==> flow/design.v <==
module add #(parameter width = 32 )
(
    input [width-1:0]a,
    input [width-1:0]b,
    output [width-1:0]c
);
    assign c=a+b;
endmodule
module mux2#(parameter width = 32)
(
    input [width-1:0]a,b,
    input sel,
    output [width-1:0]c
);
assign c = sel==0? a:b;
endmodule
module mux3#(parameter width = 32)
(
    input [width-1:0]a,b,c,
    input [1:0]sel,
    output reg[width-1:0]d
);
always@(*)
begin
    if(sel==2'b00)d=a;
    else if(sel==2'b01)d=b;
    else if(sel==2'b10)d=c;
    else d=0;
end
endmodule
`timescale 1ns / 1ps
module mux4#(parameter width = 32)
(
    input [width-1:0]a,b,c,d,
    input [1:0]sel,
    output reg[width-1:0]e
);
always@(*)
begin
    if(sel==2'b00)e=a;
    else if(sel==2'b01)e=b;
    else if(sel==2'b10)e=c;
    else e=d;
end
endmodule
`timescale 1ns / 1ps
module alu#(parameter WIDTH=32)
(
input [WIDTH-1:0]a,b,
input sel,
output wire[WIDTH-1:0]c,
output zero,
output less
    );
assign c= sel==0? a+b:a-b;
assign zero= c==0? 1:0;  
assign less= c[31]==1? 1:0;
endmodule
`timescale 1ns / 1ps
module Imm
#(parameter 
ADDI=7'b0010011,
ADD=7'b0110011,
SUB=7'b0110011,
AUIPC=7'b0010111,
JAL=7'b1101111,
JALR=7'b1100111,
BEQ=7'b1100011,
BLT=7'b1100011,
LW=7'b0000011,
SW=7'b0100011)
(
input[31:0]in,
output reg[31:0]data
    );
always@(*)
begin
    case(in[6:0])
    ADDI:begin if(~in[31])data={20'b0,in[31:20]};else data={20'b1111_1111_1111_1111_1111,in[31:20]};end
    AUIPC:data={in[31:12],12'b0};
    JAL:begin if(~in[31])data={11'b0,in[31],in[19:12],in[20],in[30:21],1'b0};else data={11'b1111_1111_111,in[31],in[19:12],in[20],in[30:21],1'b0};end
    JALR:begin if(~in[31])data={20'b0,in[31:20]};else data={20'b1111_1111_1111_1111_1111,in[31:20]};end
    BEQ:begin if(~in[31])data={19'b0,in[31],in[7],in[30:25],in[11:8],1'b0};else data={19'b1111_1111_1111_1111_111,in[31],in[7],in[30:25],in[11:8],1'b0};end 
    LW:begin if(~in[31])data={20'b0,in[31:20]};else data={20'b1111_1111_1111_1111_1111,in[31:20]};end
    SW:begin if(~in[31])data={20'b0,in[31:25],in[11:7]};else data={20'b1111_1111_1111_1111_1111,in[31:25],in[11:7]};end
    default:data=32'b0;
    endcase
end
endmodule
`timescale 1ns / 1ps
module control
#(parameter 
ADDI=7'b0010011,
ADD=7'b0110011,
JAL=7'b1101111,
BEQ=7'b1100011,
LW=7'b0000011,
SW=7'b0100011,
JALR=7'b1100111,
AUIPC=7'b0010111
)
(
input hit,
input [31:0]in,
output[31:0]ctrl
    );
reg MemWrite, MemRead, RegWrite;
reg ALUop;  
reg [1:0] RegSrc; 
reg ALUSrc; 
reg jal,beq,blt,jalr,ALUSrc0;
wire [6:0] opcode;
wire [2:0] funct3;
wire [6:0] funct7;
assign opcode=in[6:0];
assign funct3=in[14:12];
assign funct7=in[31:25];
always@(*)
begin
    case(in[6:0])
    ADDI:begin 
    MemWrite <= 0;
    MemRead <= 0; 
    RegWrite <= 1; 
    RegSrc <= 2;
    ALUSrc0 <= 0;
    ALUSrc <= 1;
    ALUop <= 0;
    jal <= 0;
    beq <= 0;
    blt <= 0;
    jalr <= 0;
    end
    ADD:begin 
    MemWrite <= 0;
    MemRead <= 0; 
    RegWrite <= 1; 
    RegSrc <= 2; 
    ALUSrc0 <= 0;
    ALUSrc <= 0;
    ALUop <= funct7==0? 0:1;
    jal <= 0;
    beq <= 0;
    blt <= 0;
    jalr <= 0;
    end
    JAL:begin
    MemWrite <= 0;
    MemRead <= 0;
    RegWrite <= 1;
    RegSrc <= 0; 
    ALUSrc0 <= 0;
    ALUSrc <= 1;
    ALUop <= 0;
    jal <= 1;
    beq <= 0;
    blt <= 0;
    jalr <= 0;
    end
    JALR:begin
    MemWrite <= 0;
    MemRead <= 0;
    RegWrite <= 1;
    RegSrc <= 0; 
    ALUSrc0 <= 0;
    ALUSrc <= 1;
    ALUop <= 0;
    jal <= 0;
    beq <= 0;
    blt <= 0;
    jalr <= 1;
    end
    BEQ:begin
    MemWrite <= 0;
    MemRead <= 0;
    RegWrite <= 0;
    RegSrc <= 0; 
    ALUSrc0 <= 0;
    ALUSrc <= 0;
    ALUop <= 1;
    jal <= 0;
    beq <= funct3==0? 1:0;
    blt <= funct3==0? 0:1;
    jalr <= 0;
    end
    LW:begin
    MemWrite <= 0;
    MemRead <= 1;
    RegWrite <= 1;
    RegSrc <= 1; 
    ALUSrc0 <= 0;
    ALUSrc <= 1;
    ALUop <= 0;
    jal <= 0;
    beq <= 0;
    blt <= 0;
    jalr <= 0;
    end
    SW:begin
    MemWrite <= 1;
    MemRead <= 0;
    RegWrite <= 0;
    RegSrc <= 0; 
    ALUSrc0 <= 0;
    ALUSrc <= 1;
    ALUop <= 0;
    jal <= 0;
    beq <= 0;
    blt <= 0;
    jalr <= 0;
    end
    AUIPC:begin
    MemWrite <= 0;
    MemRead <= 0; 
    RegWrite <= 1; 
    RegSrc <= 2;
    ALUSrc0 <= 1;
    ALUSrc <= 1;
    ALUop <= 0;
    jal <= 0;
    beq <= 0;
    blt <= 0;
    jalr <= 0;
    end
    default:begin 
    MemWrite <= 0;
    MemRead <= 0;
    RegWrite <= 0;
    RegSrc <= 0; 
    ALUSrc0 <= 0;
    ALUSrc <= 0;
    ALUop <= 0;
    jal <= 0;
    beq <= 0;
    blt <= 0;
    jalr <= 0;
    end
    endcase
end
assign ctrl={hit,3'b0,4'b0,4'b0,1'b0,RegWrite,RegSrc,2'b0,MemRead,MemWrite,blt,jalr,jal,beq,2'b0,ALUSrc0,ALUSrc,3'b0,ALUop};
endmodule
module register
#(parameter WIDTH=32)
(
input clk,we,
input [4:0]wa,ra0,ra1,ra2,
input [WIDTH-1:0]wd,
output [WIDTH-1:0]rd0,rd1,rd2
    );
reg [WIDTH-1:0] regfile[0:31];
assign rd0 = (ra0 == 0) ? 0 : ((we == 1) && (wa == ra0)) ? wd : regfile[ra0];
assign rd1 = (ra1 == 0) ? 0 : ((we == 1) && (wa == ra1)) ? wd : regfile[ra1];
assign rd2 = (ra2 == 0) ? 0 : ((we == 1) && (wa == ra2)) ? wd : regfile[ra2];
always@(posedge  clk) 
begin
    if(we && wa != 0) regfile[wa] <= wd;
end
endmodule
`timescale 1ns / 1ps
module SegmentRegister(
input[223:0]in,
input clk,rst,wr,arst,
output[31:0]ctrl,pc,pc4,a,b,ir,imm
    );
reg[223:0]out;
always@(posedge clk, posedge arst)
begin
    if(arst)out<=0;
    else if(rst)out<=0;
    else if(!wr)out<=in;
    else out<=out;
end
assign imm=out[31:0];
assign ir=out[63:32];
assign b=out[95:64];
assign a=out[127:96];
assign pc4=out[159:128];
assign pc=out[191:160];
assign ctrl=out[223:192];
endmodule
`timescale 1ns / 1ps
module PCregister(
input[31:0]a,
input clk,rst,wr,
output [31:0]b
    );
reg[31:0]PC;
always@(posedge clk,posedge rst)
begin
    if(rst)PC<=32'b0000_0000_0000_0000_0011_0000_0000_0000;
    else if(!wr)PC<=a;
end
assign b=PC;
endmodule
`timescale 1ns / 1ps
module Forwarding_Unit(
    input EX_MEM_RegWrite,
    input MEM_WB_RegWrite,
    input [4:0] ID_EX_RegRs1,
    input [4:0] ID_EX_RegRs2,
    input [4:0] EX_MEM_RegRd,
    input [4:0] MEM_WB_RegRd,
    output [1:0]ForwardA,
    output [1:0]ForwardB
    );
reg [1:0]Reg_ForwardA;
reg [1:0]Reg_ForwardB;
always@(*)
begin
    if(EX_MEM_RegWrite && (EX_MEM_RegRd != 0)
      && (EX_MEM_RegRd == ID_EX_RegRs1) )
       Reg_ForwardA <= 1;
    else if(MEM_WB_RegWrite && (MEM_WB_RegRd != 0)
      && (MEM_WB_RegRd == ID_EX_RegRs1)&&~(EX_MEM_RegWrite && (EX_MEM_RegRd!=0)&&(EX_MEM_RegRd==ID_EX_RegRs1)) )
       Reg_ForwardA <= 2;
    else 
       Reg_ForwardA <= 0;
end
always@(*)
begin
     if(EX_MEM_RegWrite && (EX_MEM_RegRd != 0)
      && (EX_MEM_RegRd == ID_EX_RegRs2) )
       Reg_ForwardB <= 1;
     else if(MEM_WB_RegWrite && (MEM_WB_RegRd != 0)
      && (MEM_WB_RegRd == ID_EX_RegRs2)&&~(EX_MEM_RegWrite && (EX_MEM_RegRd!=0)&&(EX_MEM_RegRd==ID_EX_RegRs2)) )
       Reg_ForwardB <= 2;
     else 
       Reg_ForwardB <= 0;
end
assign ForwardA = Reg_ForwardA;
assign ForwardB = Reg_ForwardB;
endmodule
`timescale 1ns / 1ps
module Hazard_Detection_Unit(
    input [4:0] IF_ID_RegRs1,
    input [4:0] IF_ID_RegRs2,
    input [4:0] ID_EX_RegRd,
    input ID_EX_MemRead,
    output reg stop,rst
    );
    always@(*)
    begin
    if(ID_EX_MemRead&&((IF_ID_RegRs1!=0&&IF_ID_RegRs1==ID_EX_RegRd)||(IF_ID_RegRs2!=0&&IF_ID_RegRs2==ID_EX_RegRd)))
    begin
    stop=1'b1;
    rst=1'b1;
    end
    else
    begin
    stop=1'b0;
    rst=1'b0;
    end
    end
endmodule
`timescale 1ns / 1ps
module BHT(
input clk,
input rst,
input [31:0] pc,
input [31:0] brpc_update,
input [31:0] prepc_update,
input is_br_jal,
input really,
output reg [31:0] pcout,
output hit);
reg [1:0] ptr;
reg [31:0] brpc[0:3];
reg [31:0] prepc[0:3];
reg [1:0] state[0:3];
integer i;
assign hit=((pc==brpc[0])&state[0][1])|((pc==brpc[1])&state[1][1])|((pc==brpc[2])&state[2][1])|((pc==brpc[3])&state[3][1]);
always@(*)
begin
   if((pc==brpc[0]) && state[0][1])
      pcout=prepc[0];
   else if((pc==brpc[1]) && state[1][1])
      pcout=prepc[1];
   else if((pc==brpc[2]) && state[2][1])
      pcout=prepc[2];
   else if((pc==brpc[3]) && state[3][1])
      pcout=prepc[3];
   else
      pcout=pc;
end
always@(posedge clk or posedge rst)
begin
   if(rst)
   begin
      ptr<=0;
      for(i=0;i<4;i=i+1)
      begin
         brpc[i]<=0;
         prepc[i]<=0;
         state[i]<=0;
      end
   end
   else if(is_br_jal)
   begin
      if(really)
      begin
         if(brpc_update==brpc[0])
         begin
            case(state[0])
            2'b00:state[0]<=2'b01;
            2'b01:state[0]<=2'b11;
            2'b10:state[0]<=2'b11;
            2'b11:state[0]<=2'b11;
            endcase
         end
         else if(brpc_update==brpc[1])
         begin
            case(state[1])
            2'b00:state[1]<=2'b01;
            2'b01:state[1]<=2'b11;
            2'b10:state[1]<=2'b11;
            2'b11:state[1]<=2'b11;
            endcase
         end
         else if(brpc_update==brpc[2])
         begin
            case(state[2])
            2'b00:state[2]<=2'b01;
            2'b01:state[2]<=2'b11;
            2'b10:state[2]<=2'b11;
            2'b11:state[2]<=2'b11;
            endcase
         end
         else if(brpc_update==brpc[3])
         begin
            case(state[3])
            2'b00:state[3]<=2'b01;
            2'b01:state[3]<=2'b11;
            2'b10:state[3]<=2'b11;
            2'b11:state[3]<=2'b11;
            endcase
         end
         else
         begin
            brpc[ptr]<=brpc_update;
            prepc[ptr]<=prepc_update;
            state[ptr]<=2'b01;
            ptr<=ptr+2'b1;
         end
      end
      else
      begin
         if(brpc_update==brpc[0])
         begin
            case(state[0])
            2'b00:state[0]<=2'b00;
            2'b01:state[0]<=2'b00;
            2'b10:state[0]<=2'b00;
            2'b11:state[0]<=2'b10;
            endcase
         end
         else if(brpc_update==brpc[1])
         begin
            case(state[1])
            2'b00:state[1]<=2'b00;
            2'b01:state[1]<=2'b00;
            2'b10:state[1]<=2'b00;
            2'b11:state[1]<=2'b10;
            endcase
         end
         else if(brpc_update==brpc[2])
         begin
            case(state[2])
            2'b00:state[2]<=2'b00;
            2'b01:state[2]<=2'b00;
            2'b10:state[2]<=2'b00;
            2'b11:state[2]<=2'b10;
            endcase
         end
         else if(brpc_update==brpc[3])
         begin
            case(state[3])
            2'b00:state[3]<=2'b00;
            2'b01:state[3]<=2'b00;
            2'b10:state[3]<=2'b00;
            2'b11:state[3]<=2'b10;
            endcase
         end
      end
   end
end
endmodule
`timescale 1ns / 1ps
module cache(
input clk,
input rst,
input [7:0]cpu_req_addr,
input cpu_req_rw,
input cpu_req_valid,
input [31:0]cpu_data_write,
output reg [31:0]cpu_data_read,
output reg cpu_ready,
output reg [7:0]mem_req_addr,
output reg mem_req_rw,
output reg mem_req_valid,
output reg [127:0]mem_data_write,
input [127:0]mem_data_read,
input mem_ready
);
parameter V = 133;
parameter D = 132;
parameter TagMSB = 131;
parameter TagLSB = 128;
parameter BlockMSB = 127;
parameter BlockLSB = 0 ;
parameter IDLE=0;
parameter CompareTag=1;
parameter Allocate=2;
parameter WriteBack=3;
parameter RST=4;
reg [133:0] cache_data[0:3];            
reg [2:0]state,next_state;
wire hit;
wire [1:0]cpu_req_index;
wire [3:0]cpu_req_tag;
wire [1:0]cpu_req_offset;
assign cpu_req_offset=cpu_req_addr[1:0];
assign cpu_req_index=cpu_req_addr[3:2];
assign cpu_req_tag=cpu_req_addr[7:4];
integer i;
always@(posedge clk,posedge rst)
if(rst)
begin
    state<=RST;
end
else
    state<=next_state;
always@(*)
case(state)
    RST:next_state=IDLE;
    IDLE:if(cpu_req_valid)
            next_state=CompareTag;
         else
            next_state=IDLE;
    CompareTag:if(hit)
                   next_state=IDLE;
               else if(cache_data[cpu_req_index][V:D]==2'b11)                
                   next_state=WriteBack;
               else 
                   next_state=Allocate;
    Allocate:if(mem_ready)
                   next_state=CompareTag;
             else
                   next_state=Allocate;
    WriteBack:if(mem_ready)
                   next_state=Allocate;
              else
                   next_state=WriteBack;
      default:next_state=IDLE;
endcase
assign hit = cache_data[cpu_req_index][V]&(cache_data[cpu_req_index][TagMSB:TagLSB]==cpu_req_tag)? 1:0;
always@(posedge clk,posedge rst)
if(rst)
begin
    cpu_ready<=1'b0;
    mem_req_valid<=1'b0;
end
else if(state==RST)
    ;
else if(state==IDLE)
    begin
    cpu_ready<=1'b0;
    mem_req_valid<=1'b0;
    end
else if(state==CompareTag)
    cpu_ready<=hit;
else if(state==Allocate)
    mem_req_valid<=~mem_ready;
else if(state==WriteBack)
    mem_req_valid<=~mem_ready;
else
begin
    cpu_ready<=1'b0;
    mem_req_valid<=1'b0;
end
always@(posedge clk)
if(state==RST)
    for(i=0;i<4;i=i+1)
        cache_data[i]<=0; 
else if(state==CompareTag)
    if(hit)
        if(cpu_req_rw==1'b0)               
        begin
            cpu_data_read<=cache_data[cpu_req_index][cpu_req_offset*32 +:32];
        end
        else                                
        begin
            cache_data[cpu_req_index][cpu_req_offset*32 +:32]=cpu_data_write;
            cache_data[cpu_req_index][D]=1'b1;
        end
    else
        ;
else if(state==Allocate)                  
    if(!mem_ready)
    begin
        mem_req_addr<={cpu_req_addr[7:2],2'b00};
        mem_req_rw<=1'b0;
    end
    else
    begin
        cache_data[cpu_req_index][BlockMSB:BlockLSB]<=mem_data_read;
        cache_data[cpu_req_index][V:D]<=2'b10;
        cache_data[cpu_req_index][TagMSB:TagLSB]<=cpu_req_tag;
    end
else if(state==WriteBack)                           
    if(!mem_ready)
    begin
        mem_req_addr<={cache_data[cpu_req_index][TagMSB:TagLSB],cpu_req_index,2'b00};
        mem_req_rw<=1'b1;
        mem_data_write<=cache_data[cpu_req_index][BlockMSB:BlockLSB];
    end
endmodule
`timescale 1ns / 1ps
module MMU
#(
parameter WriteMiss=0,
parameter WriteHit=1,
parameter ReadHit=2,
parameter ReadMiss=3,
parameter WriteDirtyMiss=4,
parameter ReadDirtyMiss=5
)
(
input [7:0]a,
input [31:0]d,
input clk,
input we,
output [31:0]spo,
input re,
output stop,
input rst,
output [7:0]mem_req_addr,
output mem_req_rw,
output mem_req_valid,
output [127:0]mem_data_write,
input [127:0]mem_data_read,
input mem_ready
    );
wire [31:0]cpu_data_read;
wire cpu_ready;
wire cpu_req_valid;
assign spo = cpu_data_read;
assign cpu_req_valid = (re|we)&~cpu_ready;
assign stop = ~cpu_ready&(re|we);
cache cache(.clk(clk),
.rst(rst),
.cpu_req_addr(a),
.cpu_req_rw(we),
.cpu_req_valid(cpu_req_valid),
.cpu_data_write(d),
.cpu_data_read(cpu_data_read),
.cpu_ready(cpu_ready),
.mem_req_addr(mem_req_addr),
.mem_req_rw(mem_req_rw),
.mem_req_valid(mem_req_valid),
.mem_data_write(mem_data_write),
.mem_data_read(mem_data_read),
.mem_ready(mem_ready));
endmodule
`timescale 1ns / 1ps
module  cpu_pl (
  input clk,
  input rst,
  output [7:0] imem_addr,
  input [31:0] imem_data,
  output [7:0] mem_req_addr,
  output mem_req_rw,
  output mem_req_valid,
  output [127:0] mem_data_write,
  input [127:0] mem_data_read,
  input mem_ready,
  output [7:0] io_addr,
  output [31:0] io_dout,
  output io_we,
  input [31:0] io_din
);
wire [31:0] pc, pcd, ir, pcin, pce, a, b, imm, ctrl, y, bm, ctrlm, yw, mdr, ctrlw;
wire [4:0] rd, rdm, rdw;
wire wait_stop; 
wire [31:0]hit_nouse0,nouse1,nouse2,nouse3,nouse4,nouse5,nouse6;
wire [31:0]ir0,pc4;
wire [31:0]pcsrc; 
reg [1:0]pcsel;
wire stop,rst_IF_ID;
wire[31:0]pc4d;
wire [31:0]brpc_update,prepc_update,pcout,pcin0,pc_error0,pc_error1,pc_jalr;
wire is_br_jal;
wire really,hit;
BHT BHT_jump(clk,rst,pc,brpc_update,prepc_update,is_br_jal,really,pcout,hit);
assign brpc_update = pce;
assign prepc_update = pcsrc;
assign is_br_jal = ctrl[8]|ctrl[9]|ctrl[11];
mux2 pcmux(pc4,pcout,hit,pcin0);
mux4 pcmux1(pcin0,pc_error0,pc_error1,pc_jalr,pcsel,pcin);
PCregister PC(pcin,clk,rst,stop|wait_stop,pc);
add pcadd(pc,32'b0100,pc4);
assign imem_addr = pc[9:2];
assign ir0 = imem_data;
SegmentRegister IF_ID({hit,31'b0,pc,pc4,32'b0,32'b0,ir0,32'b0},clk,rst_IF_ID,stop|wait_stop,rst,hit_nouse0,pcd,pc4d,nouse1,nouse2,ir,nouse3);
wire RegWrite,rst_ID_EX,rst_ID_EX0,rst_ID_EX1;
wire [31:0]wd,rd1,rd2,immd,ctrld,pc4e,ire;
wire [31:0]rs2_or_imm,alunum1,alunum2,aluresult,irm,irw,rs1_or_pc;
wire [31:0]rf_nouse;
register registerfile(clk,RegWrite,rdw,5'b0,ir[19:15],ir[24:20],wd,rf_nouse,rd1,rd2);
Imm Immnumber(ir,immd);
control Control(hit_nouse0[31],ir,ctrld);
SegmentRegister ID_EX(wait_stop ? {ctrl,pce,pc4e,alunum1,alunum2,ire,imm} : {ctrld,pcd,pc4d,rd1,rd2,ir,immd},
    clk,rst_ID_EX,1'b0,rst,ctrl,pce,pc4e,a,b,ire,imm);
assign rd=ire[11:7];
Hazard_Detection_Unit Hazard_Detection(ir[19:15],ir[24:20],ire[11:7],ctrl[13],stop,rst_ID_EX0);
wire [1:0]afwd,bfwd;
wire zero,less;
wire [31:0]pc4m;
wire jalr;
mux2 rd2_imm(alunum2,imm,ctrl[4],rs2_or_imm);
add addar(pce,imm,pcsrc);
mux3 fwda(a,y,wd,afwd,alunum1);
mux3 fwdb(b,y,wd,bfwd,alunum2);
mux2 rs1_pc(alunum1,pce,ctrl[5],rs1_or_pc);
Forwarding_Unit forwarding_unit(ctrlm[18],ctrlw[18],ire[19:15],ire[24:20],irm[11:7],irw[11:7],afwd,bfwd);
alu ALU(rs1_or_pc,rs2_or_imm,ctrl[0],aluresult,zero,less);
assign rst_ID_EX1 = ((really&~ctrl[31])|(~really&ctrl[31])|jalr);
assign rst_ID_EX = (rst_ID_EX0|rst_ID_EX1)&(~wait_stop);
assign rst_IF_ID = ((really&~ctrl[31])|(~really&ctrl[31])|jalr)&(~wait_stop);
assign jalr = ctrl[10];
assign pc_jalr = aluresult;
assign pc_error0 = pc4e;
assign pc_error1 = pcsrc;
always@(*)
begin
    if(jalr)
    pcsel<=2'b11;
    else if(~really&ctrl[31])
    pcsel<= 2'b01;
    else if(really&~ctrl[31])
    pcsel <= 2'b10;
    else
    pcsel <= 2'b00;
end
assign really = (zero&ctrl[8])|ctrl[9]|(ctrl[11]&less);
SegmentRegister EX_MEM({ctrl,32'b0,pc4e,aluresult,alunum2,ire,32'b0},clk,1'b0,wait_stop,rst,ctrlm,nouse4,pc4m,y,bm,irm,nouse5);
assign rdm=irm[11:7];
wire [31:0]lw_data,pc4w,bmw;
wire mem_write;
assign mem_write=ctrlm[12]&~y[10];
MMU Dmmu(.a(y[9:2]),.d(bm),.clk(clk),.we(mem_write),.spo(lw_data),.re(ctrlm[13]&~y[10]),.stop(wait_stop),.rst(rst),
    .mem_req_addr(mem_req_addr),.mem_req_rw(mem_req_rw),.mem_req_valid(mem_req_valid),
    .mem_data_write(mem_data_write),.mem_data_read(mem_data_read),.mem_ready(mem_ready));
SegmentRegister MEM_WB({ctrlm,bm,pc4m,lw_data,y,irm,32'b0},clk,wait_stop,1'b0,rst,ctrlw,bmw,pc4w,mdr,yw,irw,nouse6);
assign rdw=irw[11:7];
wire [31:0]wrdata;
mux2 mdr_or_io(mdr,io_din,yw[10],wrdata);
mux3 rfwd(pc4w,wrdata,yw,ctrlw[17:16],wd);
assign RegWrite=ctrlw[18];
assign io_addr=yw[7:0];
assign io_dout=bmw;
assign io_we=yw[10]&ctrlw[12];
endmodule
# Tool chain data of cpu_pl
# The steps from the RTL of cpu_pl to its reports follow in flow order.
# Line numbers count from 1 in the design file above.
# Operators carry their Yosys type and port widths (W data, S select, Z words).
# Library cell names are shortened.
# The mark n/a stands for no value.
# design
top	cpu_pl
clock	clk
cell_library	sky130hd
corner	tt_025C_1v80

# Word level
# Counts by Yosys on the flattened word-level netlist (proc, flatten, opt, wreduce). Print and check cells are left out. Cells with the same type and inputs are merged into one.
# Memory sizes are those after Yosys's memory passes, which may raise the word count (mostly to a power of two), join words into wider ones and drop unused or constant bits.
# op_classes
n_addsub	6
eq_ne	76
n_shift	3
mux	206
logic	53
reduce_and_logical	88
# op_table
operator	count
$mux W128	16
$mux W134	14
$mux W32	30
$mux W224	4
$and A134 B134 Y134	4
$or A134 B134 Y134	4
$pmux W134 S4	1
$mux W132	4
$eq A32 B32 Y1	8
$mux W211	1
$pmux W32 S5	1
$shiftx A134 B8 Y32	1
$not A134 Y134	1
$shift A32 B33 Y134	1
$shift A32 B33 Y134 const A	1
$mux W2	59
$add A32 B32 Y32	2
$mux W4	16
$reduce_and A6 Y1	9
$reduce_or A3 Y1	14
$eq A5 B5 Y1	8
$mux W1	40
$pmux W2 S2	9
$eq A2 B2 Y1 const B	17
$neg A7 Y33	1
$add A32 B3 Y32 const B	1
$sub A32 B32 Y32	1
$logic_not A32 Y1	1
# Not listed: further kinds 35, cells in them 163.
# bits
reg_bits	1814
ram_bits	1024
mem_count	1
inputBits	195
out_inout_bits	187
elab_cells	463
# memory_table
name	size	word_bits	read_ports	write_ports	line_no	rtl
registerfile.regfile	32	32	2	1	250	reg [WIDTH-1:0] regfile[0:31];

# Logic depth
# Yosys ltp: most cells in a row. Word level: on the elaborated netlist, between registers, memories and ports. Mapped: between sequential cells and ports; inverters and the memories' decode and read muxes count.
# logic_depth
word_depth	27
ABC_AREA	0
mapped_depth	42
depth_no_buf	35

# Synthesis result
# The flow's flattened synthesis, as Yosys stat reports it; memories are mapped. The netlist is that of the ABC_AREA named above (0 if unset); the other value can give another one.
# Totals and module areas in this step are rounded.
# by_type
cell	count
edfxtp_1	1191
dfrtp_1	824
mux4_2	806
dfxtp_1	536
o21ai_0	809
nand2_1	1040
a21oi_1	775
nor2_1	633
clkbuf_1	584
xnor2_1	241
mux2_2	187
mux2i_1	194
a22o_1	173
mux2_1	118
xor2_1	150
o2bb2ai_1	128
ha_1	74
and2_1	147
# Other cell types: 81; their cells: 1067.
# synth_totals
mapped_cells	9677
synth_area_mm2	0.122
sequential_area_mm2	0.06719
ff_cells	2554
buf_cells	813
# The figures by module come from a second, unflattened synthesis with its own total; it is not the netlist above.
# unflattened
hier_cells	12357
area_unflattened_mm2	0.1575
# Rows give one instance, submodules left out.
# modules
module	n_inst	n_cells	mod_area_mm2	mod_seq_area_mm2
register	1	3405	0.05653	0.03075
SegmentRegister	4	723	0.009109	0.005605
cache	1	3010	0.03124	0.01592
BHT	1	1246	0.01621	0.006656
add	2	241	0.001744	0
cpu_pl	1	267	0.002914	0
alu	1	380	0.002604	0
mux3	3	77	0.000787	0
mux2	4	36	0.0005443	0
PCregister	1	69	0.001351	0.0008033
mux4	1	39	0.0008145	0
Imm	1	74	0.0005042	0
control	1	63	0.0004229	0
Forwarding_Unit	1	34	0.0002577	0
# Further modules, not shown: 2.

# Timing after synthesis
# Path of least setup slack by OpenSTA after synthesis, without wires, with an ideal clock, recovery checks aside; 20% of the period is set as input and as output delay. Where synthesis merged equal registers, the netlist keeps one of their names.
# synth_path
kind	input -> register
startpoint	in mem_ready
endpoint	reg Dmmu.cache.mem_data_write[0]
period_ps	9500
input_delay_ps	1900
setup_ps	929
arrival_time_ps	14096
required_time_ps	8571
slack_ps	-5526
delay_ps	13125
driving_pins	2
n_path_buf	0
period_less_setup_slack_ps	15026
# "delay_ps" is the arrival time less input delay plus setup time.
# "driving_pins" counts driving pins, that of a launching flip-flop among them; a cell with two outputs on the path counts twice.
# "period_less_setup_slack_ps" = period - worst setup slack (recovery checks aside). The figure is calculated, with input and output delays left at 20% of the set period.
# Between the ends stands the longest chain of elaborated cells between them, by number of cells; it is not shown to be the way that was timed. Of several equally long chains one is given.
# A line is the first line of the expression or statement that the cell stems from. Yosys adds cells for indexed reads and writes and turns some case tables into memories.
# synth_via
path_cell_list	nand2b_1 -> nor4_1
elab_chain_len	2
# synth_lines
item	line_no	rtl
from (decl)	675	input mem_ready,
$not A1 Y1	n/a
$reduce_and A5 Y1	n/a
to (assign)	614	mem_data_write<=cache_data[cpu_req_index][BlockMSB:BlockLSB];
to (decl)	500	output reg [127:0]mem_data_write,

# Worst path after layout
# Path of least setup slack in the final report of flow run A (OpenROAD, finished layout, wires in). Where an end is a register, its clock arrival counts in the times.
# The path's times are printed in steps of 10 ps; the period is the one set.
# layout_path
kind	input -> register
startpoint	in io_din[0]
endpoint	reg PC.PC[15]
period_ps	9560
input_delay_ps	1910
setup_ps	60
arrival_time_ps	10390
required_time_ps	10430
slack_ps	50
driving_pins	35
n_path_buf	3
# Between the ends stands the longest chain of elaborated cells between them, by number of cells; it is not shown to be the way that was timed. Of several equally long chains one is given.
# layout_via
path_cell_list	clkdlybuf4s50_1 -> mux2i_1 -> a211oi_1 -> a21oi_1 -> nor2_1 -> a21oi_1 -> nor3_1 -> or2_2 -> inv_1 -> ha_1 -> nand2_1 -> nor4b_1 -> buf_4 -> a21o_1 -> nand4_1 -> xor2_1 -> ha_1 -> a21oi_1 -> o21ai_0 -> or3_1 -> a21oi_1 -> a31o_2 -> xnor2_1 -> nor4_1 -> o2111a_1 -> a41oi_1 -> mux2_4 -> ha_1 -> or3_1 -> or2_2 -> buf_4 -> nor3_1 -> a21oi_1 -> o221ai_1 -> a22o_1
elab_chain_len	22
# layout_lines
item	line_no	rtl
from (decl)	679	input [31:0] io_din
$mux W32	15	assign c = sel==0? a:b;
$mux W32	26	else if(sel==2'b01)d=b;
$mux W32	25	if(sel==2'b00)d=a;
$mux W32	27	else if(sel==2'b10)d=c;
$mux W32	26
$mux W32	25
$mux W32	15
[... 8 more ...]	n/a
$mux W2	739	else if(really&~ctrl[31])
$mux W2	737	else if(~really&ctrl[31])
$mux W2	735	if(jalr)
$eq A2 B2 Y1	42	else if(sel==2'b10)e=c;
$mux W32	42
$mux W32	41	else if(sel==2'b01)e=b;
$mux W32	40	if(sel==2'b00)e=a;
to (assign)	290	if(rst)PC<=32'b0000_0000_0000_0000_0011_0000_0000_0000;
to (assign)	291	else if(!wr)PC<=a;
to (decl)	287	reg[31:0]PC;

# Record of 2 stored runs of the RTL-to-layout flow on cpu_pl, platform sky130hd. The runs are unordered. Constraints: input delay and output delay 20% of the set period each, output load 0.01 pF.
# "period_reached_ps" is the run's clock period less its worst setup slack. It is reckoned from that one timing run; input and output delays stay at 20% of the period that was set.
# By "worst_path_time_ps" is meant the share of the clock period that the worst setup path is allowed (20% is reserved at inputs, 20% at outputs), minus its slack. Clock arrival times at its registers enter into it.
# "total_power_w" is the tool's figure for a default switching activity; nothing was simulated.
# "worst_path_time_ps" is known to 10 ps.
# Results are given in rounded form.
# A setting shown as -- is not set for that run.
run	ABC_AREA	CAP_MARGIN	CELL_PAD_IN_SITES_DETAIL_PLACEMENT	CELL_PAD_IN_SITES_GLOBAL_PLACEMENT	CORE_ASPECT_RATIO	CORE_UTILIZATION	CTS_CLUSTER_SIZE	GPL_ROUTABILITY_DRIVEN	GPL_TIMING_DRIVEN	PLACE_DENSITY	SLEW_MARGIN	period_ns	CORE_MARGIN	CTS_CLUSTER_DIAMETER	SETUP_SLACK_MARGIN	TNS_END_PERCENT	final_hold_ws_ps	final_setup_ws_ps	worst_path_time_ps	worst_path_kind	die_area_mm2	utilization_pct	period_reached_ps	total_power_w	finish.stdcell_area_mm2	synth_area_mm2	fin_tns_ps
flow run A	0	40	2	1	1.08	36	99	0	1	0.7	0	9.56	2	--	--	--	448	49	7600	input -> register	0.3435	42.2	9511	0.043	0.1428	0.122	0
flow run B	1	40	2	1	1.08	36	99	1	0	0.7	0	13.4	7	253	3.58	90	484	3497	7220	input -> register	0.3792	42.5	9903	0.03507	0.1533	0.1304	0
